==> flow/design.v <==
module clk_divider(
    input clk,
    input reset,
    output clk_d
);
    parameter 
		limit = 32'hbaa;  
	 reg [31:0] counter;
	 reg clk_buf;
	 assign clk_d = clk_buf;
    always @ (posedge clk) begin
      if (reset) begin
        counter = 32'h0;
        clk_buf <= 1'b0;
      end
      else begin
        counter = counter + 1;
        if(counter == (limit / 2) ) begin
            clk_buf <= !clk_buf;
            counter = 32'h0;
        end
      end
    end
endmodule
module sinewave_rom_do (
    input [4:0] address,
    output reg [3:0] data
);
    always @ (address) begin
        case (address)
            5'h0: data = 4'h8;
            5'h1: data = 4'h9;
            5'h2: data = 4'hA;
            5'h3: data = 4'hC;
            5'h4: data = 4'hD;
            5'h5: data = 4'hE;
            5'h6: data = 4'hE;
            5'h7: data = 4'hF;
            5'h8: data = 4'hF;
            5'h9: data = 4'hF;
            5'ha: data = 4'hE;
            5'hb: data = 4'hE;
            5'hc: data = 4'hD;
            5'hd: data = 4'hC;
            5'he: data = 4'hA;
            5'hf: data = 4'h9;
            5'h10: data = 4'h7;
            5'h11: data = 4'h6;
            5'h12: data = 4'h5;
            5'h13: data = 4'h3;
            5'h14: data = 4'h2;
            5'h15: data = 4'h1;
            5'h16: data = 4'h1;
            5'h17: data = 4'h0;
            5'h18: data = 4'h0;
            5'h19: data = 4'h0;
            5'h1a: data = 4'h1;
            5'h1b: data = 4'h1;
            5'h1c: data = 4'h2;
            5'h1d: data = 4'h3;
            5'h1e: data = 4'h5;
            5'h1f: data = 4'h6;
            default: data = 4'hX;
        endcase
    end
endmodule
`timescale 1ns / 1ps
module Paddle(
    input btn_left,
    input btn_right,
    input reset,
    input clk,
    input tick,
    output [9:0] pos
    );
	reg [9:0] position;
	assign pos = position;
	always @ (posedge clk) begin
		if(reset)begin
			position <= 10'd270;  
		end
		else if(tick) begin
		if(btn_left && position > 10)begin
			position <= position - 10;
		end
		else if (btn_right && position < 640 - 100 - 10)begin
			position <= position + 10;
		end
		end
	end
endmodule
`timescale 1ns / 1ps
module ball(
	input [9:0] paddle_x,
   	input reset,
   	input start,
   	input clk,
	input tick,
  	output [9:0] x_out,
   	output [9:0] y_out,
	output erase_enable,
	output [5:0] e_pos,
	output reg [2:0] play_sound1,
	output reg [1:0] active_data
   	);
	parameter
		SCREEN_W = 640,
		SCREEN_H = 480,
		BALL_SIZE = 7,
		BLOCK_SPACING_X = 10'd40,
		BLOCK_SPACING_Y = 10'd20,
		FIRST_ROW_Y = 10'd40,
		SECOND_ROW_Y = 10'd90,		
		THIRD_ROW_Y = 10'd140,
		FOURTH_ROW_Y = 10'd190,
		FIFTH_ROW_Y = 10'd240,
		BLOCK_WIDTH = 10'd80,
		BLOCK_HEIGHT = 10'd30;
	reg [9:0] ball_x;	
	reg [9:0] ball_y;
	reg signed [9:0] ball_dx;
	reg signed [9:0] ball_dy;
	reg [9:0] ball_x_q;
	reg [9:0] ball_y_q;
	reg erase_e_q;
	reg [5:0] erase_pos_q;
	reg [2:0] snd;
	reg [1:0] adata;
	assign x_out = ball_x_q;
	assign y_out = ball_y_q;
	reg erase_e;
	reg [5:0] erase_pos;
	reg [5:0] address;
	reg win;
	reg [1:0] active [24:0];
	reg [9:0] temp1;
	reg [9:0] temp2;
	reg [5:0] i;
	reg start_movement;
	assign e_pos = erase_pos_q;
	assign erase_enable = erase_e_q;
	always @ (posedge clk) begin
		ball_x = ball_x_q;
		ball_y = ball_y_q;
		erase_e = erase_e_q;
		erase_pos = erase_pos_q;
		snd = play_sound1;
		adata = active_data;
		if(reset)begin
			ball_x = 10'd270;
			ball_y = 10'd440 - BALL_SIZE;
			ball_dx = -10'd1;
			ball_dy = -10'd1;
			start_movement = 0;
			erase_e = 0;
			address = 6'd0;
			snd = 3'b000;
			for (i = 0; i < 20; i = i + 1) begin
				active[i] = 0;			
			end
		end
		else if(tick) begin
		erase_e = 0;
		if(start)
			start_movement = 1;
		if(!start_movement)begin
			ball_x = paddle_x + BALL_SIZE + 10'd40;
		end
		if(start_movement)begin
			if((ball_x) <= 0 || ball_x >= SCREEN_W - BALL_SIZE)  
			begin
				ball_dx = ball_dx * -1;
			end
			if(ball_y <= 1)  
			begin
				snd = 3'b001;
				ball_dy = ball_dy * -1;
			end
			if(ball_y > SCREEN_H - BALL_SIZE)  
			begin
				snd = 3'b100;
				ball_dy = 0;
			end	
			address = address + 10'd1;
			if(address >= 10'd10)
				address = 10'd0;
				if (address<5) begin
					temp1 = FIRST_ROW_Y;	
					temp2 = BLOCK_SPACING_X + (BLOCK_WIDTH + BLOCK_SPACING_X) *address;			
				end
				else if (address < 10) begin
					temp1 = SECOND_ROW_Y;
					temp2 = BLOCK_SPACING_X + (BLOCK_WIDTH + BLOCK_SPACING_X) *(address-5);
				end
				if(active[address] < 3) begin
					if(
						(ball_y >= temp1  && ball_y <= (temp1 + BLOCK_HEIGHT) )  && 
						(( (ball_x + BALL_SIZE) >= (temp2) && (ball_x - BALL_SIZE) <= temp2 ) 
							||	
							( (ball_x + BALL_SIZE) >= (temp2 + BLOCK_WIDTH) && (ball_x - BALL_SIZE) <= (temp2 + BLOCK_WIDTH) )
							)
					) begin
						erase_e = 1;
						erase_pos = address;
						ball_dx = ball_dx * -1;
						active[address] = active[address] + 1;
						snd = active[address];
						adata = active[address];
					end
					else if ( (ball_x >= temp2 && ball_x <= (temp2 + BLOCK_WIDTH)) && 
					(( (ball_y + BALL_SIZE) >= (temp1) && (ball_y - BALL_SIZE) <= temp1 ) || 
						( (ball_y + BALL_SIZE) >= (temp1 + BLOCK_HEIGHT) && (ball_y - BALL_SIZE) <= (temp1 + BLOCK_HEIGHT) )
					))
					begin
						erase_e = 1;
						erase_pos = address;
						ball_dy = ball_dy * -1;
						active[address] = active[address] + 1;
						snd = active[address];
						adata = active[address];
					end
				end
				if (address<5) begin
					temp1 = THIRD_ROW_Y;	
					temp2 = BLOCK_SPACING_X + (BLOCK_WIDTH + BLOCK_SPACING_X) *(address);			
				end
				else if (address < 10) begin
					temp1 = FOURTH_ROW_Y;
					temp2 = BLOCK_SPACING_X + (BLOCK_WIDTH + BLOCK_SPACING_X) *(address-5);
				end
				if(active[address + 10'd10] < 3) begin
					if(
						(ball_y >= temp1  && ball_y <= (temp1 + BLOCK_HEIGHT) )  && 
						(( (ball_x + BALL_SIZE) >= (temp2) && (ball_x - BALL_SIZE) <= temp2 ) 
							||	
							( (ball_x + BALL_SIZE) >= (temp2 + BLOCK_WIDTH) && (ball_x - BALL_SIZE) <= (temp2 + BLOCK_WIDTH) )
							)
					) begin
						erase_e = 1;
						erase_pos = address + 10'd10;
						ball_dx = ball_dx * -1;
						active[address + 10'd10] = active[address + 10'd10] + 1;
						snd = active[address + 10'd10];
						adata = active[address + 10'd10];
					end
					else if ( (ball_x >= temp2 && ball_x <= (temp2 + BLOCK_WIDTH)) && 
					(( (ball_y + BALL_SIZE) >= (temp1) && (ball_y - BALL_SIZE) <= temp1 ) || 
						( (ball_y + BALL_SIZE) >= (temp1 + BLOCK_HEIGHT) && (ball_y - BALL_SIZE) <= (temp1 + BLOCK_HEIGHT) )
					))
					begin
						erase_e = 1;
						erase_pos = address + 10'd10;
						ball_dy = ball_dy * -1;
						active[address + 10'd10] = active[address + 10'd10] + 1;
						snd = active[address + 10'd10];
						adata = active[address + 10'd10];
					end
				end
			win = 1;
			for (i = 0; i < 20; i = i + 1) begin
					if (active[i] < 3)
						win = 0;
			end
			if( ball_dy > 0 && (ball_x > paddle_x && ball_x < (paddle_x + 100)) && ( ( (ball_y + BALL_SIZE) >= 10'd439 && (ball_y - BALL_SIZE) < 10'd440) ) )  
			begin
				ball_dy = ball_dy * -1;
				snd = 3'b100;
				if ((ball_x < paddle_x + 25 || ball_x > paddle_x + 75) && (ball_dx == 1 || ball_dx == -1)) begin
					ball_dx = ball_dx * 2;
				end
				else if (ball_dx == 2) begin
					ball_dx = 1;
				end
				else if (ball_dx == -2) begin
					ball_dx = -1;
				end
			end
			if (win) begin
				ball_dx = 10'd0;
				ball_dy = 10'd0;
			end
			ball_x = ball_x + ball_dx;
			ball_y = ball_y + ball_dy;
		end
		end
		ball_x_q <= ball_x;
		ball_y_q <= ball_y;
		erase_e_q <= erase_e;
		erase_pos_q <= erase_pos;
		play_sound1 <= snd;
		active_data <= adata;
	end
endmodule
`timescale 1ns / 1ps
module VGA(
   input clk,
   output reg [5:0] RGB,
   output reg hsync,
   output reg vsync,
	output [9:0] hor_count,
	output [9:0] ver_count,
	input [2:0] rgb_in,
	input [9:0] paddle_pos,
	input [9:0] ball_x,
	input [9:0] ball_y,
	input reset,
	input active_write_enable,
	input [5:0] active_position,
	input [1:0] active_data
);
	parameter
		BALL_SIZE = 7,
		BLOCK_SPACING_X = 10'd40,
		BLOCK_WIDTH = 10'd80,
		BLOCK_HEIGHT = 10'd30,
		FIRST_ROW_Y = 10'd40,
		SECOND_ROW_Y = 10'd90,		
		THIRD_ROW_Y = 10'd140,
		FOURTH_ROW_Y = 10'd190,
		FIFTH_ROW_Y = 10'd240;
	reg [9:0] hcount;
	reg [9:0] vcount;
	assign hor_count = hcount;
	assign ver_count = vcount;
	reg [9:0] data_x [19:0];
	reg [9:0] data_y [19:0];
	reg [2:0] active [19:0];
	reg [4:0] i;
	reg [4:0] j;
	reg [5:0] block_colors [24:0];
	always @ (posedge clk) begin
		if(active_write_enable)
			active[active_position] <= active_data;
		if (reset) begin
			for (i = 0; i < 20; i = i + 1) begin
				if(i < 5) begin
					data_x[i] <= BLOCK_SPACING_X + (BLOCK_SPACING_X + BLOCK_WIDTH) * i;
					data_y[i] <= FIRST_ROW_Y;
					block_colors[i] <= 6'b001001;
					active[i] <= 0;
				end
				else if (i < 10) begin
					data_x[i] <= BLOCK_SPACING_X + ((BLOCK_SPACING_X + BLOCK_WIDTH) * (i-5));
					data_y[i] <= SECOND_ROW_Y;					
					block_colors[i] <= 6'b110101;
					active[i] <= 0;
				end
				else if (i < 15) begin
					data_x[i] <= BLOCK_SPACING_X + ((BLOCK_SPACING_X + BLOCK_WIDTH) * (i-10));
					data_y[i] <= THIRD_ROW_Y;					
					block_colors[i] <= 6'b011111;
					active[i] <= 0;
				end
				else if (i < 20) begin
					data_x[i] <= BLOCK_SPACING_X + ((BLOCK_SPACING_X + BLOCK_WIDTH) * (i-15));
					data_y[i] <= FOURTH_ROW_Y;					
					block_colors[i] <= 6'b100101;
					active[i] <= 0;
				end
				else if (i < 25) begin
					data_x[i] <= BLOCK_SPACING_X + ((BLOCK_SPACING_X + BLOCK_WIDTH) * (i-20));
					data_y[i] <= FIFTH_ROW_Y;					
					block_colors[i] <= 6'b000010;
					active[i] <= 0;
				end
			end
		end
	end
    always @ ( posedge clk)
    begin 
      if (reset) begin
        hcount = 0;
        vcount = 0;
        hsync = 1;
        vsync = 1;
        RGB = 6'b000;
      end
      else begin
      if (hcount == 799) begin
            hcount = 0;
            if (vcount == 524) begin
                vcount = 0;
				end
            else begin
                vcount = vcount + 1;
            end
			end
        else begin
            hcount = hcount + 1;
        end
        if (vcount >= 490 && vcount < 492) begin
            vsync = 0;
        end
        else begin
            vsync = 1;
        end
        if (hcount >= 656 && hcount < 752) begin
            hsync = 0;
        end
        else begin
            hsync = 1;
        end
        if (hcount < 640 && vcount < 480) begin
            RGB = 6'b000; 
        		if(vcount >= ball_y && vcount <= (ball_y + BALL_SIZE) 
        			&& hcount >= ball_x && hcount <= (ball_x + BALL_SIZE) )
        			RGB = 6'b111000; 
				if(vcount > 440 && vcount < 450 && 
					hcount > paddle_pos && hcount < paddle_pos + 100)begin 
					RGB = 6'b100001; 
				end
				else begin
				for (j = 0; j < 20; j = j + 1) begin
						if(active[j] != 2'b11 && (vcount >= data_y[j] && vcount <= (data_y[j] + BLOCK_HEIGHT)) 
							&& hcount >= data_x[j] && hcount <= (data_x[j] + BLOCK_WIDTH))
						begin
							RGB = block_colors[j] + active[j] + 6'b000001;
						end
				end
				end
        end
        else begin
            RGB = 6'b000;
        end
      end
    end
endmodule
`timescale 1ns / 1ps
module breakout(
		input clk,
		input reset_button,
		input start_button,
		input left_button,
		input right_button,
		input ball_tick,
		input paddle_tick,
		output [5:0] RGB,
		output hsync,
		output vsync,
		output [3:0] tono
    );
	wire [5:0] rgb;
	wire hs;
	wire vs;
	wire [9:0] hcount; 
	wire [9:0] vcount;
	wire [9:0] paddle_pos;
	wire [9:0] ball_x;
	wire [9:0] ball_y;
	wire erase_enable;
	wire [5:0] erase_pos;	
	Paddle pd(left_button, right_button, reset_button, clk, paddle_tick, paddle_pos);
	wire [2:0] data;
	wire [2:0] play_sound1;
	wire [1:0] active_data;
	ball bola(paddle_pos, reset_button, start_button, clk, ball_tick, ball_x, ball_y, erase_enable, erase_pos, play_sound1, active_data);
	assign data = 3'b000;
	VGA vga(clk, rgb, hs, vs, hcount, vcount, data, paddle_pos, ball_x, ball_y, reset_button, erase_enable, erase_pos, active_data);
	assign RGB = rgb;
	assign hsync = hs;
	assign vsync = vs;
	wire clk_out_do;
	wire clk_out_re;
	wire clk_out_mi;
	wire clk_out_sol;
	clk_divider #(.limit(32'hBAA)) clk_do (
			.clk(clk),
			.reset(reset_button),
			.clk_d(clk_out_do)
	);
	clk_divider #(.limit(32'hA64)) clk_re (
			.clk(clk),
			.reset(reset_button),
			.clk_d(clk_out_re)
	);
	clk_divider #(.limit(32'h941)) clk_mi (
			.clk(clk),
			.reset(reset_button),
			.clk_d(clk_out_mi)
	);
	clk_divider #(.limit(32'h7C9)) clk_sol ( 
			.clk(clk),
			.reset(reset_button),
			.clk_d(clk_out_sol)
	);
	reg [4:0] address_audio;
	reg temp;
	reg temp_prev;
	sinewave_rom_do rom_tono(address_audio, tono);
	always @(posedge clk) 
	begin
		if (reset_button)
			address_audio <= 5'd0;
		else if (temp && !temp_prev)
			address_audio <= address_audio + 1;
	end	
	always @ (posedge clk) begin
		if (reset_button) begin
			temp <= 0;
			temp_prev <= 0;
		end
		else begin
			temp_prev <= temp;
			case(play_sound1)
				3'b001: temp <= clk_out_do;
				3'b010: temp <= clk_out_re;
				3'b011: temp <= clk_out_mi;
				3'b100: temp <= clk_out_sol;
				default: temp <= 0;
			endcase
		end
	end
endmodule
Memo
Re: synthesis data of breakout

From RTL to reports: breakout
Module breakout before and after one edit of its RTL, step after step.
Lines under "before" count in the file above, lines under "after" in the edited file.
"delta" is "after" less "before", of the values as shown; "change_rel_pct" is that difference over "before", in percent.
Operators carry their Yosys type and port widths (W data, S select, Z words).
Cell names lack the library's common part.
{"block": "inputs", "top_module": "breakout", "clk_port": "clk", "lib": "sky130hd", "pvt_corner": "tt_025C_1v80"}

Diff
The edit as a unified diff against the file above.
This change comes from a script, not from a designer. The edited design behaves differently; no optimisation was intended.
begin of diff
@@ -208,8 +208,5 @@
 						adata = active[address];
 					end
-					else if ( (ball_x >= temp2 && ball_x <= (temp2 + BLOCK_WIDTH)) && 
-					(( (ball_y + BALL_SIZE) >= (temp1) && (ball_y - BALL_SIZE) <= temp1 ) || 
-						( (ball_y + BALL_SIZE) >= (temp1 + BLOCK_HEIGHT) && (ball_y - BALL_SIZE) <= (temp1 + BLOCK_HEIGHT) )
-					))
+					else 
 					begin
 						erase_e = 1;
end of diff

After elaboration
Counts by Yosys on the flattened word-level netlist (proc, flatten, opt, wreduce). Print and check cells are left out.
Yosys's memory passes give these memory sizes; they may raise the number of words (mostly to a power of two), join words into wider ones and drop unused or constant bits.
{"block": "op_classes", "element": "add_sub_neg", "before": 85, "after": 83, "delta": -2, "change_rel_pct": -2.35}
{"block": "op_classes", "element": "mul", "before": 2, "after": 2, "delta": 0, "change_rel_pct": 0.00}
{"block": "op_classes", "element": "n_cmp", "before": 94, "after": 88, "delta": -6, "change_rel_pct": -6.38}
{"block": "op_classes", "element": "eq_ne", "before": 82, "after": 82, "delta": 0, "change_rel_pct": 0.00}
{"block": "op_classes", "element": "mux", "before": 511, "after": 478, "delta": -33, "change_rel_pct": -6.46}
{"block": "op_classes", "element": "n_logic", "before": 2, "after": 2, "delta": 0, "change_rel_pct": 0.00}
{"block": "op_classes", "element": "n_reduce_logical", "before": 121, "after": 116, "delta": -5, "change_rel_pct": -4.13}
{"block": "ops", "op": "$mux W2", "before": 344, "after": 318, "delta": -26, "change_rel_pct": -7.56}
{"block": "ops", "op": "$logic_and A1 B1 Y1", "before": 97, "after": 93, "delta": -4, "change_rel_pct": -4.12}
{"block": "ops", "op": "$mux W1", "before": 37, "after": 35, "delta": -2, "change_rel_pct": -5.41}
{"block": "ops", "op": "$mux W6", "before": 35, "after": 33, "delta": -2, "change_rel_pct": -5.71}
{"block": "ops", "op": "$mux W3", "before": 10, "after": 8, "delta": -2, "change_rel_pct": -20.00}
{"block": "ops", "op": "$mux W10", "before": 75, "after": 74, "delta": -1, "change_rel_pct": -1.33}
{"block": "ops", "op": "$logic_or A1 B1 Y1", "before": 7, "after": 6, "delta": -1, "change_rel_pct": -14.29}
{"block": "ops", "op": "$ge A10 B10 Y1", "before": 6, "after": 5, "delta": -1, "change_rel_pct": -16.67}
{"block": "ops", "op": "$ge A32 B10 Y1", "before": 4, "after": 3, "delta": -1, "change_rel_pct": -25.00}
{"block": "ops", "op": "$ge A32 B32 Y1", "before": 4, "after": 3, "delta": -1, "change_rel_pct": -25.00}
{"block": "ops", "op": "$le A10 B10 Y1", "before": 4, "after": 3, "delta": -1, "change_rel_pct": -25.00}
{"block": "ops", "op": "$le A32 B10 Y1", "before": 4, "after": 3, "delta": -1, "change_rel_pct": -25.00}
{"block": "ops", "op": "$le A32 B32 Y1", "before": 4, "after": 3, "delta": -1, "change_rel_pct": -25.00}
{"block": "ops", "op": "$add A10 B5 Y11 const B", "before": 3, "after": 2, "delta": -1, "change_rel_pct": -33.33}
{"block": "ops", "op": "$add A10 B7 Y10 const B", "before": 2, "after": 1, "delta": -1, "change_rel_pct": -50.00}
Operator kinds equal on both sides are left out: 74.
{"block": "bits", "element": "regBits", "before": 306, "after": 306, "delta": 0, "change_rel_pct": 0.00}
{"block": "bits", "element": "mem_bits_rw", "before": 96, "after": 96, "delta": 0, "change_rel_pct": 0.00}
{"block": "bits", "element": "romBits", "before": 128, "after": 128, "delta": 0, "change_rel_pct": 0.00}
{"block": "bits", "element": "mem_count", "before": 2, "after": 2, "delta": 0, "change_rel_pct": 0.00}
{"block": "bits", "element": "input_bits", "before": 7, "after": 7, "delta": 0, "change_rel_pct": 0.00}
{"block": "bits", "element": "output_inout_bits", "before": 12, "after": 12, "delta": 0, "change_rel_pct": 0.00}

Longest topological paths
Depth = most cells in a row (Yosys ltp): at word level without a register or memory, in the mapped netlist without a sequential cell, where the memories' decode and read muxes count.
{"block": "logic_depth", "element": "depth_word", "before": 76, "after": 75, "delta": -1, "change_rel_pct": -1.32}
{"block": "logic_depth", "element": "abc_area", "before": "0", "after": "0"}
{"block": "logic_depth", "element": "mapped_depth", "before": 74, "after": 59, "delta": -15, "change_rel_pct": -20.27}

Synthesis result
The flow's flattened synthesis, as Yosys stat reports it; memories are mapped. The netlist is that of the ABC_AREA named above (0 if unset); the other value can give another one.
{"block": "by_type", "cell_type": "ha_1", "before": 387, "after": 339, "delta": -48, "change_rel_pct": -12.40}
{"block": "by_type", "cell_type": "a21oi_1", "before": 308, "after": 271, "delta": -37, "change_rel_pct": -12.01}
{"block": "by_type", "cell_type": "nor2_1", "before": 512, "after": 477, "delta": -35, "change_rel_pct": -6.84}
{"block": "by_type", "cell_type": "o211ai_1", "before": 54, "after": 30, "delta": -24, "change_rel_pct": -44.44}
{"block": "by_type", "cell_type": "mux2i_1", "before": 36, "after": 52, "delta": 16, "change_rel_pct": 44.44}
{"block": "by_type", "cell_type": "a31oi_1", "before": 64, "after": 49, "delta": -15, "change_rel_pct": -23.44}
{"block": "by_type", "cell_type": "nand3_1", "before": 188, "after": 176, "delta": -12, "change_rel_pct": -6.38}
{"block": "by_type", "cell_type": "o21a_1", "before": 59, "after": 48, "delta": -11, "change_rel_pct": -18.64}
{"block": "by_type", "cell_type": "o31ai_1", "before": 25, "after": 14, "delta": -11, "change_rel_pct": -44.00}
{"block": "by_type", "cell_type": "o21ai_1", "before": 6, "after": 17, "delta": 11, "change_rel_pct": 183.33}
{"block": "by_type", "cell_type": "and3_1", "before": 58, "after": 68, "delta": 10, "change_rel_pct": 17.24}
{"block": "by_type", "cell_type": "o311ai_0", "before": 17, "after": 7, "delta": -10, "change_rel_pct": -58.82}
{"block": "by_type", "cell_type": "clkbuf_1", "before": 148, "after": 157, "delta": 9, "change_rel_pct": 6.08}
{"block": "by_type", "cell_type": "and2_1", "before": 35, "after": 44, "delta": 9, "change_rel_pct": 25.71}
{"block": "by_type", "cell_type": "o22ai_1", "before": 26, "after": 17, "delta": -9, "change_rel_pct": -34.62}
{"block": "by_type", "cell_type": "nand2_1", "before": 421, "after": 413, "delta": -8, "change_rel_pct": -1.90}
{"block": "by_type", "cell_type": "nor2b_1", "before": 54, "after": 62, "delta": 8, "change_rel_pct": 14.81}
{"block": "by_type", "cell_type": "a22oi_1", "before": 19, "after": 11, "delta": -8, "change_rel_pct": -42.11}
Cell types equal on both sides are left out: 16.
Not every row of either side is listed.
{"block": "synth_totals", "element": "cells", "before": 4290, "after": 4072, "delta": -218, "change_rel_pct": -5.08}
{"block": "synth_totals", "element": "area_um2", "before": 32758.9, "after": 30992.2, "delta": -1766.7, "change_rel_pct": -5.39}
{"block": "synth_totals", "element": "sequential_area_um2", "before": 7196.9, "after": 7196.9, "delta": 0.0, "change_rel_pct": 0.00}
{"block": "synth_totals", "element": "flip_flops", "before": 346, "after": 346, "delta": 0, "change_rel_pct": 0.00}
{"block": "synth_totals", "element": "buffers", "before": 185, "after": 189, "delta": 4, "change_rel_pct": 2.16}
The figures by module come from a second, unflattened synthesis with its own total; it is not the netlist above.
{"block": "unflattened", "element": "cells_unflattened", "before": 4635, "after": 4409, "delta": -226, "change_rel_pct": -4.88}
{"block": "unflattened", "element": "area_unflattened_um2", "before": 35632.9, "after": 33945.1, "delta": -1687.8, "change_rel_pct": -4.74}
Rows give one instance, submodules left out.
{"block": "by_module_before", "mod": "ball", "n_inst": 1, "cells": 2653, "mod_area_um2": 19804.0}
{"block": "by_module_before", "mod": "VGA", "n_inst": 1, "cells": 855, "mod_area_um2": 6389.9}
{"block": "by_module_before", "mod": "clk_divider #(limit=1993)", "n_inst": 1, "cells": 241, "mod_area_um2": 2139.6}
{"block": "by_module_before", "mod": "clk_divider #(limit=2660)", "n_inst": 1, "cells": 262, "mod_area_um2": 2135.8}
{"block": "by_module_before", "mod": "clk_divider #(limit=2986)", "n_inst": 1, "cells": 245, "mod_area_um2": 1994.4}
{"block": "by_module_before", "mod": "clk_divider #(limit=2369)", "n_inst": 1, "cells": 238, "mod_area_um2": 1909.3}
{"block": "by_module_before", "mod": "Paddle", "n_inst": 1, "cells": 85, "mod_area_um2": 744.5}
{"block": "by_module_before", "mod": "breakout", "n_inst": 1, "cells": 34, "mod_area_um2": 329.1}
{"block": "by_module_before", "mod": "sinewave_rom_do", "n_inst": 1, "cells": 22, "mod_area_um2": 186.4}
{"block": "by_module_after", "mod": "ball", "n_inst": 1, "cells": 2459, "mod_area_um2": 18287.5}
{"block": "by_module_after", "mod": "VGA", "n_inst": 1, "cells": 823, "mod_area_um2": 6218.5}
{"block": "by_module_after", "mod": "clk_divider #(limit=1993)", "n_inst": 1, "cells": 241, "mod_area_um2": 2139.6}
{"block": "by_module_after", "mod": "clk_divider #(limit=2660)", "n_inst": 1, "cells": 262, "mod_area_um2": 2135.8}
{"block": "by_module_after", "mod": "clk_divider #(limit=2986)", "n_inst": 1, "cells": 245, "mod_area_um2": 1994.4}
{"block": "by_module_after", "mod": "clk_divider #(limit=2369)", "n_inst": 1, "cells": 238, "mod_area_um2": 1909.3}
{"block": "by_module_after", "mod": "Paddle", "n_inst": 1, "cells": 85, "mod_area_um2": 744.5}
{"block": "by_module_after", "mod": "breakout", "n_inst": 1, "cells": 34, "mod_area_um2": 329.1}
{"block": "by_module_after", "mod": "sinewave_rom_do", "n_inst": 1, "cells": 22, "mod_area_um2": 186.4}

Timing after synthesis
OpenSTA on the mapped netlist: ideal clock, no wires. The path of least setup slack (recovery checks aside). Input and output delay are each 20% of the period. Register names are those of the netlist, which keeps one name where synthesis merged equal registers.
{"block": "synth_path", "element": "path_type", "before": "input -> register", "after": "input -> register"}
{"block": "synth_path", "element": "startpoint", "before": "input start_button", "after": "input start_button"}
{"block": "synth_path", "element": "endpoint", "before": "register bola.ball_x_q[9]", "after": "register bola.ball_y_q[9]"}
{"block": "synth_path", "element": "clock_period_ns", "before": 40.0, "after": 40.0, "delta": 0.0, "change_rel_pct": 0.00}
{"block": "synth_path", "element": "in_delay_ns", "before": 8.000, "after": 8.000, "delta": 0.000, "change_rel_pct": 0.00}
{"block": "synth_path", "element": "t_first_pin_ns", "before": 8.000, "after": 8.000, "delta": 0.000, "change_rel_pct": 0.00}
{"block": "synth_path", "element": "arrival_ns", "before": 18.171, "after": 15.698, "delta": -2.473, "change_rel_pct": -13.61}
{"block": "synth_path", "element": "slack_ns", "before": 21.752, "after": 24.178, "delta": 2.426}
{"block": "synth_path", "element": "delay_ns", "before": 10.249, "after": 7.821, "delta": -2.428, "change_rel_pct": -23.69}
{"block": "synth_path", "element": "path_stages", "before": 55, "after": 41, "delta": -14, "change_rel_pct": -25.45}
{"block": "synth_path", "element": "period_less_setup_slack_ns", "before": 18.248, "after": 15.822, "delta": -2.426, "change_rel_pct": -13.29}
"delay_ns" is the arrival time less input delay plus setup time.
"path_stages": output pins that drive a net of the path, with the launching flip-flop's if there is one; two outputs of one cell count as two.
"period_less_setup_slack_ns" is the clock period less the worst setup slack; recovery checks do not enter. This is arithmetic on one report: input and output delays are still those of the set period (20% each).
Between the ends stands the longest chain of elaborated cells between them, by number of cells; it is not shown to be the way that was timed. Of several equally long chains one is given.
A line is the first line of the expression or statement that the cell stems from. Yosys adds cells for indexed reads and writes and turns some case tables into memories.
{"block": "synth_between_before", "cell_sequence": "or2_2 -> clkbuf_1 -> clkbuf_1 -> a21oi_1 -> inv_1 -> ha_1 -> inv_1 -> o21ai_0 -> a21oi_1 -> xor2_1 -> ha_1 -> a211oi_1 -> a21oi_1 -> o21a_1 -> nor3_1 -> a31oi_1 -> nor3_1 -> nor2_1 -> [... 19 more ...] -> nand4_1 -> or4b_4 -> a211oi_4 -> nor2_1 -> nor2_1 -> ha_1 -> a21o_1 -> a21o_1 -> a21o_1 -> a21oi_1 -> nor2b_1 -> o21a_1 -> o21ai_0 -> nand2b_1 -> a21oi_1 -> nor3_1 -> mux2_2 -> nor3_1", "elab_chain_len": 76}
{"block": "synth_rtl_before", "element": "start: declaration", "line": 432, "rtl": "input start_button,"}
{"block": "synth_rtl_before", "element": "$mux W1", "line": 164, "rtl": "if(start)"}
{"block": "synth_rtl_before", "element": "$mux W1", "line": 162, "rtl": "else if(tick) begin"}
{"block": "synth_rtl_before", "element": "$mux W1", "line": 149, "rtl": "if(reset)begin"}
{"block": "synth_rtl_before", "element": "$mux W6", "line": 169, "rtl": "if(start_movement)begin"}
{"block": "synth_rtl_before", "element": "$mux W6", "line": 162}
{"block": "synth_rtl_before", "element": "$mux W6", "line": 149}
{"block": "synth_rtl_before", "element": "$sub A6 B3 Y7", "line": 193, "rtl": "temp2 = BLOCK_SPACING_X + (BLOCK_WIDTH + BLOCK_SPACING_X) *(address-5);"}
{"block": "synth_rtl_before", "element": "[... 62 more ...]"}
{"block": "synth_rtl_before", "element": "$mux W1", "line": 149}
{"block": "synth_rtl_before", "element": "$mux W10", "line": 278, "rtl": "if (win) begin"}
{"block": "synth_rtl_before", "element": "$mux W10", "line": 169}
{"block": "synth_rtl_before", "element": "$mux W10", "line": 162}
{"block": "synth_rtl_before", "element": "$mux W10", "line": 149}
{"block": "synth_rtl_before", "element": "$add A10 B10 Y10", "line": 282, "rtl": "ball_x = ball_x + ball_dx;"}
{"block": "synth_rtl_before", "element": "$mux W10", "line": 169}
{"block": "synth_rtl_before", "element": "end: assignment", "line": 286, "rtl": "ball_x_q <= ball_x;"}
{"block": "synth_rtl_before", "element": "end: declaration", "line": 123, "rtl": "reg [9:0] ball_x_q;"}
{"block": "synth_between_after", "cell_sequence": "or2_1 -> clkbuf_1 -> clkbuf_1 -> nor2_1 -> a21oi_1 -> inv_1 -> ha_1 -> a21o_1 -> nor2b_1 -> xnor2_1 -> ha_1 -> a21o_1 -> a21o_1 -> a211oi_1 -> a21oi_1 -> a211o_1 -> a211oi_2 -> a211oi_1 -> [... 5 more ...] -> buf_2 -> a31oi_4 -> nor2_1 -> o21ai_1 -> inv_1 -> ha_1 -> a21o_1 -> a21oi_1 -> nor2b_1 -> o21a_1 -> o21a_1 -> o21a_1 -> o21ai_0 -> nand2b_1 -> a21oi_1 -> nand3_1 -> a21oi_1 -> mux2_1", "elab_chain_len": 74}
{"block": "synth_rtl_after", "element": "start: declaration", "line": 429, "rtl": "input start_button,"}
{"block": "synth_rtl_after", "element": "$mux W1", "line": 164, "rtl": "if(start)"}
{"block": "synth_rtl_after", "element": "$mux W1", "line": 162, "rtl": "else if(tick) begin"}
{"block": "synth_rtl_after", "element": "$mux W1", "line": 149, "rtl": "if(reset)begin"}
{"block": "synth_rtl_after", "element": "$mux W6", "line": 169, "rtl": "if(start_movement)begin"}
{"block": "synth_rtl_after", "element": "$mux W6", "line": 162}
{"block": "synth_rtl_after", "element": "$mux W6", "line": 149}
{"block": "synth_rtl_after", "element": "$sub A6 B3 Y7", "line": 193, "rtl": "temp2 = BLOCK_SPACING_X + (BLOCK_WIDTH + BLOCK_SPACING_X) *(address-5);"}
{"block": "synth_rtl_after", "element": "[... 60 more ...]"}
{"block": "synth_rtl_after", "element": "$mux W1", "line": 162}
{"block": "synth_rtl_after", "element": "$mux W1", "line": 149}
{"block": "synth_rtl_after", "element": "$mux W10", "line": 275, "rtl": "if (win) begin"}
{"block": "synth_rtl_after", "element": "$mux W10", "line": 169}
{"block": "synth_rtl_after", "element": "$mux W10", "line": 162}
{"block": "synth_rtl_after", "element": "$mux W10", "line": 149}
{"block": "synth_rtl_after", "element": "$add A10 B10 Y10", "line": 280, "rtl": "ball_y = ball_y + ball_dy;"}
{"block": "synth_rtl_after", "element": "end: assignment", "line": 284, "rtl": "ball_y_q <= ball_y;"}
{"block": "synth_rtl_after", "element": "end: declaration", "line": 124, "rtl": "reg [9:0] ball_y_q;"}

Worst path after layout
From the final timing report of each run of pair A: the path of least setup slack in the routed layout; clock arrival at registers is part of the times.
{"block": "layout_path", "element": "path_type", "before": "input -> register", "after": "input -> register"}
{"block": "layout_path", "element": "startpoint", "before": "input start_button", "after": "input start_button"}
{"block": "layout_path", "element": "endpoint", "before": "register bola.ball_x_q[9]", "after": "register bola.ball_y_q[9]"}
{"block": "layout_path", "element": "clock_period_ns", "before": 40.0, "after": 40.0, "delta": 0.0, "change_rel_pct": 0.00}
{"block": "layout_path", "element": "in_delay_ns", "before": 8.00, "after": 8.00, "delta": 0.00, "change_rel_pct": 0.00}
{"block": "layout_path", "element": "t_first_pin_ns", "before": 8.00, "after": 8.00, "delta": 0.00, "change_rel_pct": 0.00}
{"block": "layout_path", "element": "arrival_ns", "before": 22.11, "after": 17.73, "delta": -4.38, "change_rel_pct": -19.81}
{"block": "layout_path", "element": "slack_ns", "before": 18.40, "after": 22.74, "delta": 4.34}
{"block": "layout_path", "element": "path_stages", "before": 53, "after": 39, "delta": -14, "change_rel_pct": -26.42}
Between the ends stands the longest chain of elaborated cells between them, by number of cells; it is not shown to be the way that was timed. Of several equally long chains one is given.
{"block": "layout_between_before", "cell_sequence": "clkdlybuf4s50_1 -> or2_2 -> nor2_1 -> a21oi_1 -> inv_1 -> ha_1 -> inv_1 -> o21ai_0 -> a21oi_1 -> xor2_1 -> ha_1 -> a211oi_1 -> a21oi_1 -> o21a_1 -> nor3_1 -> a31oi_1 -> nor4b_1 -> a21oi_1 -> [... 17 more ...] -> a311oi_1 -> a41o_1 -> nor4_1 -> or2_2 -> nor2_1 -> ha_1 -> a21o_1 -> a21o_1 -> a21o_1 -> a21oi_1 -> nor2b_1 -> o21a_1 -> o21ai_0 -> nand2b_1 -> a21oi_1 -> nor3_1 -> mux2_2 -> nor3_1", "elab_chain_len": 76}
{"block": "layout_rtl_before", "element": "start: declaration", "line": 432, "rtl": "input start_button,"}
{"block": "layout_rtl_before", "element": "$mux W1", "line": 164, "rtl": "if(start)"}
{"block": "layout_rtl_before", "element": "$mux W1", "line": 162, "rtl": "else if(tick) begin"}
{"block": "layout_rtl_before", "element": "$mux W1", "line": 149, "rtl": "if(reset)begin"}
{"block": "layout_rtl_before", "element": "$mux W6", "line": 169, "rtl": "if(start_movement)begin"}
{"block": "layout_rtl_before", "element": "$mux W6", "line": 162}
{"block": "layout_rtl_before", "element": "$mux W6", "line": 149}
{"block": "layout_rtl_before", "element": "$sub A6 B3 Y7", "line": 193, "rtl": "temp2 = BLOCK_SPACING_X + (BLOCK_WIDTH + BLOCK_SPACING_X) *(address-5);"}
{"block": "layout_rtl_before", "element": "[... 62 more ...]"}
{"block": "layout_rtl_before", "element": "$mux W1", "line": 149}
{"block": "layout_rtl_before", "element": "$mux W10", "line": 278, "rtl": "if (win) begin"}
{"block": "layout_rtl_before", "element": "$mux W10", "line": 169}
{"block": "layout_rtl_before", "element": "$mux W10", "line": 162}
{"block": "layout_rtl_before", "element": "$mux W10", "line": 149}
{"block": "layout_rtl_before", "element": "$add A10 B10 Y10", "line": 282, "rtl": "ball_x = ball_x + ball_dx;"}
{"block": "layout_rtl_before", "element": "$mux W10", "line": 169}
{"block": "layout_rtl_before", "element": "end: assignment", "line": 286, "rtl": "ball_x_q <= ball_x;"}
{"block": "layout_rtl_before", "element": "end: declaration", "line": 123, "rtl": "reg [9:0] ball_x_q;"}
{"block": "layout_between_after", "cell_sequence": "clkdlybuf4s50_1 -> or2_1 -> nor2_1 -> a21oi_1 -> inv_1 -> ha_1 -> a21o_1 -> nor2b_1 -> xnor2_1 -> ha_1 -> a21o_1 -> a21o_1 -> a211oi_1 -> a21oi_1 -> a211o_1 -> a211oi_2 -> a211oi_1 -> o41ai_1 -> [... 3 more ...] -> or2_1 -> a31oi_4 -> nor2_1 -> o21ai_1 -> inv_1 -> ha_1 -> a21o_1 -> a21oi_1 -> nor2b_1 -> o21a_1 -> o21a_1 -> o21a_1 -> o21ai_0 -> nand2b_1 -> a21oi_1 -> nand3_1 -> a21oi_1 -> mux2_1", "elab_chain_len": 74}
{"block": "layout_rtl_after", "element": "start: declaration", "line": 429, "rtl": "input start_button,"}
{"block": "layout_rtl_after", "element": "$mux W1", "line": 164, "rtl": "if(start)"}
{"block": "layout_rtl_after", "element": "$mux W1", "line": 162, "rtl": "else if(tick) begin"}
{"block": "layout_rtl_after", "element": "$mux W1", "line": 149, "rtl": "if(reset)begin"}
{"block": "layout_rtl_after", "element": "$mux W6", "line": 169, "rtl": "if(start_movement)begin"}
{"block": "layout_rtl_after", "element": "$mux W6", "line": 162}
{"block": "layout_rtl_after", "element": "$mux W6", "line": 149}
{"block": "layout_rtl_after", "element": "$sub A6 B3 Y7", "line": 193, "rtl": "temp2 = BLOCK_SPACING_X + (BLOCK_WIDTH + BLOCK_SPACING_X) *(address-5);"}
{"block": "layout_rtl_after", "element": "[... 60 more ...]"}
{"block": "layout_rtl_after", "element": "$mux W1", "line": 162}
{"block": "layout_rtl_after", "element": "$mux W1", "line": 149}
{"block": "layout_rtl_after", "element": "$mux W10", "line": 275, "rtl": "if (win) begin"}
{"block": "layout_rtl_after", "element": "$mux W10", "line": 169}
{"block": "layout_rtl_after", "element": "$mux W10", "line": 162}
{"block": "layout_rtl_after", "element": "$mux W10", "line": 149}
{"block": "layout_rtl_after", "element": "$add A10 B10 Y10", "line": 280, "rtl": "ball_y = ball_y + ball_dy;"}
{"block": "layout_rtl_after", "element": "end: assignment", "line": 284, "rtl": "ball_y_q <= ball_y;"}
{"block": "layout_rtl_after", "element": "end: declaration", "line": 124, "rtl": "reg [9:0] ball_y_q;"}

Flow runs
Both versions went through the flow (Yosys, OpenROAD) with the same settings in each pair. Constraints: input delay and output delay 20% of the set period each, output load 0.01 pF.
{"block": "settings_pair_A", "CORE_UTILIZATION": 40, "period_ns": 40.0, "CAP_MARGIN": 20, "CORE_MARGIN": 2, "SLEW_MARGIN": 20}
{"block": "results_pair_A", "element": "post_synth_area_um2", "before": 32758.9, "after": 30992.2, "delta": -1766.7, "change_rel_pct": -5.39}
{"block": "results_pair_A", "element": "design_die_area_um2", "before": 84201.5, "after": 79724.3, "delta": -4477.2, "change_rel_pct": -5.32}
{"block": "results_pair_A", "element": "finish.utilization_pct", "before": 43.9, "after": 43.6, "delta": -0.3}
{"block": "results_pair_A", "element": "timing.setup.ws_ns", "before": 18.404, "after": 22.744, "delta": 4.340}
{"block": "results_pair_A", "element": "tns_setup_ns", "before": 0.000, "after": 0.000, "delta": 0.000}
{"block": "results_pair_A", "element": "hold_worst_slack_ns", "before": 0.453, "after": 0.458, "delta": 0.005}
{"block": "results_pair_A", "element": "design_power_uw", "before": 2147, "after": 1889, "delta": -258, "change_rel_pct": -12.02}
{"block": "results_pair_A", "element": "period_reached_ns", "before": 21.596, "after": 17.256, "delta": -4.340, "change_rel_pct": -20.10}
{"block": "settings_pair_B", "CELL_PAD_IN_SITES_DETAIL_PLACEMENT": 0, "CELL_PAD_IN_SITES_GLOBAL_PLACEMENT": 0, "CORE_ASPECT_RATIO": 0.97, "CORE_UTILIZATION": 43, "CTS_CLUSTER_DIAMETER": 37, "GPL_ROUTABILITY_DRIVEN": 0, "PLACE_DENSITY_LB_ADDON": 0.25, "period_ns": 38.7, "CAP_MARGIN": 20, "CORE_MARGIN": 2, "SLEW_MARGIN": 20}
{"block": "results_pair_B", "element": "post_synth_area_um2", "before": 32758.9, "after": 30992.2, "delta": -1766.7, "change_rel_pct": -5.39}
{"block": "results_pair_B", "element": "design_die_area_um2", "before": 78407.5, "after": 74238.2, "delta": -4169.3, "change_rel_pct": -5.32}
{"block": "results_pair_B", "element": "finish.utilization_pct", "before": 48.7, "after": 49.3, "delta": 0.6}
{"block": "results_pair_B", "element": "timing.setup.ws_ns", "before": 17.697, "after": 21.603, "delta": 3.906}
{"block": "results_pair_B", "element": "tns_setup_ns", "before": 0.000, "after": 0.000, "delta": 0.000}
{"block": "results_pair_B", "element": "hold_worst_slack_ns", "before": 0.454, "after": 0.460, "delta": 0.006}
{"block": "results_pair_B", "element": "design_power_uw", "before": 2477, "after": 2268, "delta": -209, "change_rel_pct": -8.44}
{"block": "results_pair_B", "element": "period_reached_ns", "before": 21.003, "after": 17.097, "delta": -3.906, "change_rel_pct": -18.60}
"period_reached_ns" is the run's clock period less its worst setup slack. It is reckoned from that one timing run; input and output delays stay at 20% of the period that was set.
"design_power_uw" rests on the timing tool's default activity at the inputs, not on a simulated workload.
